==> flow/design.v <==
module top(
  input  logic         clk,
  input  logic         rst_n,
  input  logic [31:0]  a, b, c, d, e,  
  output logic [63:0]  y  
);
logic [63:0] mul1_reg, mul2_reg;    
logic [63:0] mul3_reg;             
logic [63:0] sum1_reg;             
logic [63:0] sum2_reg;             
logic [63:0] final_result_reg;    
always_ff @(posedge clk or negedge rst_n) begin
  if (!rst_n) begin
    mul1_reg <= '0;
    mul2_reg <= '0;
  end else begin
    mul1_reg <= a * b;    
    mul2_reg <= c * d;    
  end
end
always_ff @(posedge clk or negedge rst_n) begin
  if (!rst_n) begin
    mul3_reg <= '0;
  end else begin
    mul3_reg <= mul1_reg[31:0] * e;  
  end
end
always_ff @(posedge clk or negedge rst_n) begin
  if (!rst_n) begin
    sum1_reg <= '0;
  end else begin
    sum1_reg <= mul1_reg + mul2_reg;
  end
end
always_ff @(posedge clk or negedge rst_n) begin
  if (!rst_n) begin
    sum2_reg <= '0;
  end else begin
    sum2_reg <= sum1_reg + mul3_reg;
  end
end
always_ff @(posedge clk or negedge rst_n) begin
  if (!rst_n) begin
    final_result_reg <= '0;
  end else begin
    if (|a)  
      final_result_reg <= sum2_reg + sum1_reg;
    else
      final_result_reg <= sum2_reg - mul2_reg;
  end
end
(* IOB="TRUE" *)
always_ff @(posedge clk or negedge rst_n) begin
  if (!rst_n) begin
    y <= '0;
  end else begin
    y <= final_result_reg;
  end
end
endmodule
# From RTL to reports: top
# Module top before and after one edit of its RTL, step after step.
# Lines under "orig" count in the file above, lines under "edited" in the edited file.
# "change" is "edited" less "orig", of the values as shown; "rel_change_pct" is that difference over "orig", in percent.
# Operators carry their Yosys type and port widths (W data, S select, Z words).
# Cell names lack the library's common part.
# The mark -- stands for no value.
[setup]
design = "top"
clock = "clk"
library = "sky130hd"
pvt_corner = "tt_025C_1v80"

# Edit of the RTL
# The edit as a unified diff against the file above.
# A script made this edit. It changes what the design does and was not meant as an optimisation.
# begin of diff
@@ -2,7 +2,9 @@
   input  logic         clk,
   input  logic         rst_n,
-  input  logic [31:0]  a, b, c, d, e,  
+  input  logic [31:0]  a, b, c, d, e_ext,  
   output logic [63:0]  y  
 );
+logic [31:0] e;
+always_ff @(posedge clk) e <= e_ext;
 logic [63:0] mul1_reg, mul2_reg;    
 logic [63:0] mul3_reg;             
# end of diff

# Word level
# Counts by Yosys on the flattened word-level netlist (proc, flatten, opt, wreduce; memories kept). Register bits leave out memories and registers merged into their read ports (data or address); mux counts leave out enables and synchronous resets folded into registers. Print and check cells are left out. Cells with the same type and inputs are merged into one.
[bits]
columns = ["element", "orig", "edited", "change", "rel_change_pct"]
rows = [
  ["ff_bits", 448, 480, 32, 7.14],
  ["input_bits", 162, 162, 0, 0.00],
  ["output_inout_bits", 64, 64, 0, 0.00],
  ["word_cells", 16, 17, 1, 6.25],
]
[op_classes]
columns = ["element", "orig", "edited", "change", "rel_change_pct"]
rows = [
  ["add_sub_neg", 4, 4, 0, 0.00],
  ["mul", 3, 3, 0, 0.00],
  ["mux", 1, 1, 0, 0.00],
  ["n_reduce_logical", 1, 1, 0, 0.00],
]
# Operator kinds equal on both sides are left out: 5.

# Logic depth
# Yosys ltp: most cells in a row. Word level: on the elaborated netlist, between registers, memories and ports. Mapped: between sequential cells and ports; inverters and the memories' decode and read muxes count.
[logic_depth]
columns = ["element", "orig", "edited", "change", "rel_change_pct"]
rows = [
  ["word_depth", 2, 2, 0, 0.00],
  ["abc_area", "0", "0", "--", "--"],
  ["ltp_mapped", 30, 31, 1, 3.33],
  ["depth_no_buf", 29, 29, 0, 0.00],
]

# Mapped cells and area
# Yosys stat after the flow's synthesis: flattened, memories mapped to cells. It holds for the ABC_AREA given above (unset counts as 0); a run with the other value may have another netlist.
[by_type]
columns = ["type", "orig", "edited", "change", "rel_change_pct"]
rows = [
  ["dfxtp_1", 0, 32, 32, "--"],
  ["nand2b_1", 47, 23, -24, -51.06],
  ["a21o_1", 223, 246, 23, 10.31],
  ["nor2b_1", 55, 36, -19, -34.55],
  ["o21ai_1", 5, 23, 18, 360.00],
  ["and2_1", 1807, 1792, -15, -0.83],
  ["a31oi_1", 52, 37, -15, -28.85],
  ["nor2_1", 204, 217, 13, 6.37],
  ["o21ai_0", 219, 208, -11, -5.02],
  ["and3_1", 49, 38, -11, -22.45],
  ["a21boi_0", 17, 9, -8, -47.06],
  ["a211o_1", 9, 16, 7, 77.78],
  ["nor3_1", 53, 59, 6, 11.32],
  ["a221oi_1", 16, 10, -6, -37.50],
  ["o221ai_1", 9, 3, -6, -66.67],
  ["o22ai_1", 2, 8, 6, 300.00],
  ["or4_1", 6, 11, 5, 83.33],
  ["nand4_1", 90, 94, 4, 4.44],
]
# Cell types equal on both sides are left out: 13.
# Not every row of either side is listed.
[mapped]
columns = ["element", "orig", "edited", "change", "rel_change_pct"]
rows = [
  ["stdcells", 13260, 13287, 27, 0.20],
  ["mapped_area_um2", 123128.1, 123915.1, 787.0, 0.64],
  ["seqArea_um2", 11210.8, 11851.4, 640.6, 5.71],
  ["ff_cells", 448, 480, 32, 7.14],
  ["buffers", 707, 719, 12, 1.70],
]

# Path before layout
# Source: OpenSTA report_checks on the synthesized netlist (no wires, ideal clock, input and output delay 20% of the period each), path of least setup slack; recovery checks are left aside. Register names are those of the netlist, which keeps one name where synthesis merged equal registers.
[synth_path]
columns = ["element", "orig", "edited", "change", "rel_change_pct"]
rows = [
  ["path_kind", "in2reg", "in2reg", "--", "--"],
  ["from", "input port b[2]", "input port a[16]", "--", "--"],
  ["to", "register mul1_reg[43]", "register mul1_reg[62]", "--", "--"],
  ["clock_period_ps", 11000, 11000, 0, 0.00],
  ["in_delay_ps", 2200, 2200, 0, 0.00],
  ["setup_ps", 80, 124, 44, "--"],
  ["launch_ps", 2200, 2200, 0, 0.00],
  ["t_arrival_ps", 9136, 9240, 104, 1.14],
  ["required_ps", 10920, 10876, -44, -0.40],
  ["slack_ps", 1784, 1636, -148, "--"],
  ["path_delay_ps", 7016, 7164, 148, 2.11],
  ["stages", 26, 28, 2, 7.69],
  ["n_path_buf", 1, 2, 1, 100.00],
  ["synth_period_reached_ps", 9216, 9364, 148, 1.61],
]
# "path_delay_ps" is the arrival time less input delay plus setup time.
# "stages": output pins that drive a net of the path, with the launching flip-flop's if there is one; two outputs of one cell count as two.
# "synth_period_reached_ps" = period - worst setup slack (recovery checks aside). The figure is calculated, with input and output delays left at 20% of the set period.
# Between the ends stands the longest chain of elaborated cells between them, by number of cells; it is not shown to be the way that was timed. Of several equally long chains one is given.
# A line is the first line of the expression or statement that the cell stems from. Yosys adds cells for indexed reads and writes and turns some case tables into memories.
[synth_via_orig]
path_cell_list = "clkbuf_1 and2_1 fa_1 inv_1 fa_1 fa_1 fa_1 inv_1 fa_1 inv_1 fa_1 inv_1 fa_1 fa_1 ha_1 and2_1 and3_1 a211oi_1 o311a_1 o31a_1 o21ai_1 a221o_1 a221oi_1 o21ai_0 a21oi_1 xnor2_1"
elab_chain_cells = 1
cells_between = 1
lines_between = 1
classes_between = "1 x mul"
[synth_lines_orig]
columns = ["element", "line_no", "rtl"]
rows = [
  ["start: declaration", 4, "input  logic [31:0]  a, b, c, d, e,"],
  ["$mul A32 B32 Y64", 17, "mul1_reg <= a * b;"],
  ["end: assignment", 14, "mul1_reg <= '0;"],
  ["end: assignment", 17, ""],
  ["end: declaration", 7, "logic [63:0] mul1_reg, mul2_reg;"],
]
[synth_via_edited]
path_cell_list = "clkbuf_1 nand2_1 fa_1 inv_1 fa_1 inv_1 fa_1 inv_1 fa_1 inv_1 fa_1 inv_1 fa_1 fa_1 fa_1 ha_1 clkbuf_1 nand4_1 nor2_1 and3_1 o21ai_1 a211o_1 a2111o_1 a31oi_1 a41oi_1 o211ai_1 o211ai_1 xnor2_1"
elab_chain_cells = 1
cells_between = 1
lines_between = 1
classes_between = "1 x mul"
[synth_lines_edited]
columns = ["element", "line_no", "rtl"]
rows = [
  ["start: declaration", 4, "input  logic [31:0]  a, b, c, d, e_ext,"],
  ["$mul A32 B32 Y64", 19, "mul1_reg <= a * b;"],
  ["end: assignment", 16, "mul1_reg <= '0;"],
  ["end: assignment", 19, ""],
  ["end: declaration", 9, "logic [63:0] mul1_reg, mul2_reg;"],
]

# Worst path after layout
# From the final timing report of each run of set A: the path of least setup slack in the routed layout; clock arrival at registers is part of the times.
# The report prints the path's times to 10 ps; the period is as set.
[layout_path]
columns = ["element", "orig", "edited", "change", "rel_change_pct"]
rows = [
  ["path_kind", "in2reg", "in2reg", "--", "--"],
  ["from", "input port b[4]", "input port c[14]", "--", "--"],
  ["to", "register mul1_reg[63]", "register mul2_reg[57]", "--", "--"],
  ["clock_period_ps", 11000, 11000, 0, 0.00],
  ["in_delay_ps", 2200, 2200, 0, 0.00],
  ["setup_ps", 120, 80, -40, "--"],
  ["launch_ps", 2200, 2200, 0, 0.00],
  ["t_arrival_ps", 10670, 10710, 40, 0.37],
  ["required_ps", 11540, 11580, 40, 0.35],
  ["slack_ps", 870, 870, 0, "--"],
  ["stages", 26, 24, -2, -7.69],
  ["n_path_buf", 3, 1, -2, -66.67],
]
# Between the ends stands the longest chain of elaborated cells between them, by number of cells; it is not shown to be the way that was timed. Of several equally long chains one is given.
[layout_via_orig]
path_cell_list = "clkdlybuf4s50_1 buf_4 nand2_1 fa_1 inv_1 fa_1 inv_1 fa_1 fa_1 inv_1 fa_1 fa_1 fa_1 fa_1 ha_1 nand3_1 nor3_1 nand2_1 or4_1 o32ai_1 nor4b_1 nor4b_1 buf_4 a31o_2 a21oi_1 xnor2_1"
elab_chain_cells = 1
cells_between = 1
lines_between = 1
classes_between = "1 x mul"
[layout_lines_orig]
columns = ["element", "line_no", "rtl"]
rows = [
  ["start: declaration", 4, "input  logic [31:0]  a, b, c, d, e,"],
  ["$mul A32 B32 Y64", 17, "mul1_reg <= a * b;"],
  ["end: assignment", 14, "mul1_reg <= '0;"],
  ["end: assignment", 17, ""],
  ["end: declaration", 7, "logic [63:0] mul1_reg, mul2_reg;"],
]
[layout_via_edited]
path_cell_list = "clkdlybuf4s50_1 and2_1 fa_1 fa_1 fa_1 inv_1 fa_1 inv_1 fa_1 fa_1 fa_1 fa_1 ha_1 a211oi_1 o21ai_0 o21ai_0 o211ai_1 nor2_1 o31a_1 a21bo_2 nor3_1 or4_1 a21oi_1 xnor2_1"
elab_chain_cells = 1
cells_between = 1
lines_between = 1
classes_between = "1 x mul"
[layout_lines_edited]
columns = ["element", "line_no", "rtl"]
rows = [
  ["start: declaration", 4, "input  logic [31:0]  a, b, c, d, e_ext,"],
  ["$mul A32 B32 Y64", 20, "mul2_reg <= c * d;"],
  ["end: assignment", 17, "mul2_reg <= '0;"],
  ["end: assignment", 20, ""],
  ["end: declaration", 9, "logic [63:0] mul1_reg, mul2_reg;"],
]

# Measured runs
# Runs of the flow (Yosys, OpenROAD) on both versions; the two runs of a pair have the same settings. The constraints put input and output delay at 20% of the set period each and load the outputs with 0.01 pF.
[settings_set_A]
CORE_UTILIZATION = 45
period_ns = 11.0
CAP_MARGIN = 20
CORE_MARGIN = 2
SLEW_MARGIN = 20
[measured_set_A]
columns = ["element", "orig", "edited", "change", "rel_change_pct"]
rows = [
  ["post_synth_area_um2", 123128.1, 123915.1, 787.0, 0.64],
  ["design.die.area_um2", 277819.0, 279582.0, 1763.0, 0.63],
  ["stdcell_area_um2", 131860.0, 132620.0, 760.0, 0.58],
  ["fin_ws_ps", 870, 868, -2, "--"],
  ["fin_tns_ps", 0, 0, 0, "--"],
  ["final_hold_ws_ps", 320, 340, 20, "--"],
  ["achievedPeriod_ps", 10130, 10132, 2, 0.02],
]
# By "achievedPeriod_ps" is meant the clock period of the run minus its worst setup slack. This is arithmetic on one report: input and output delays are still those of the set period (20% each).
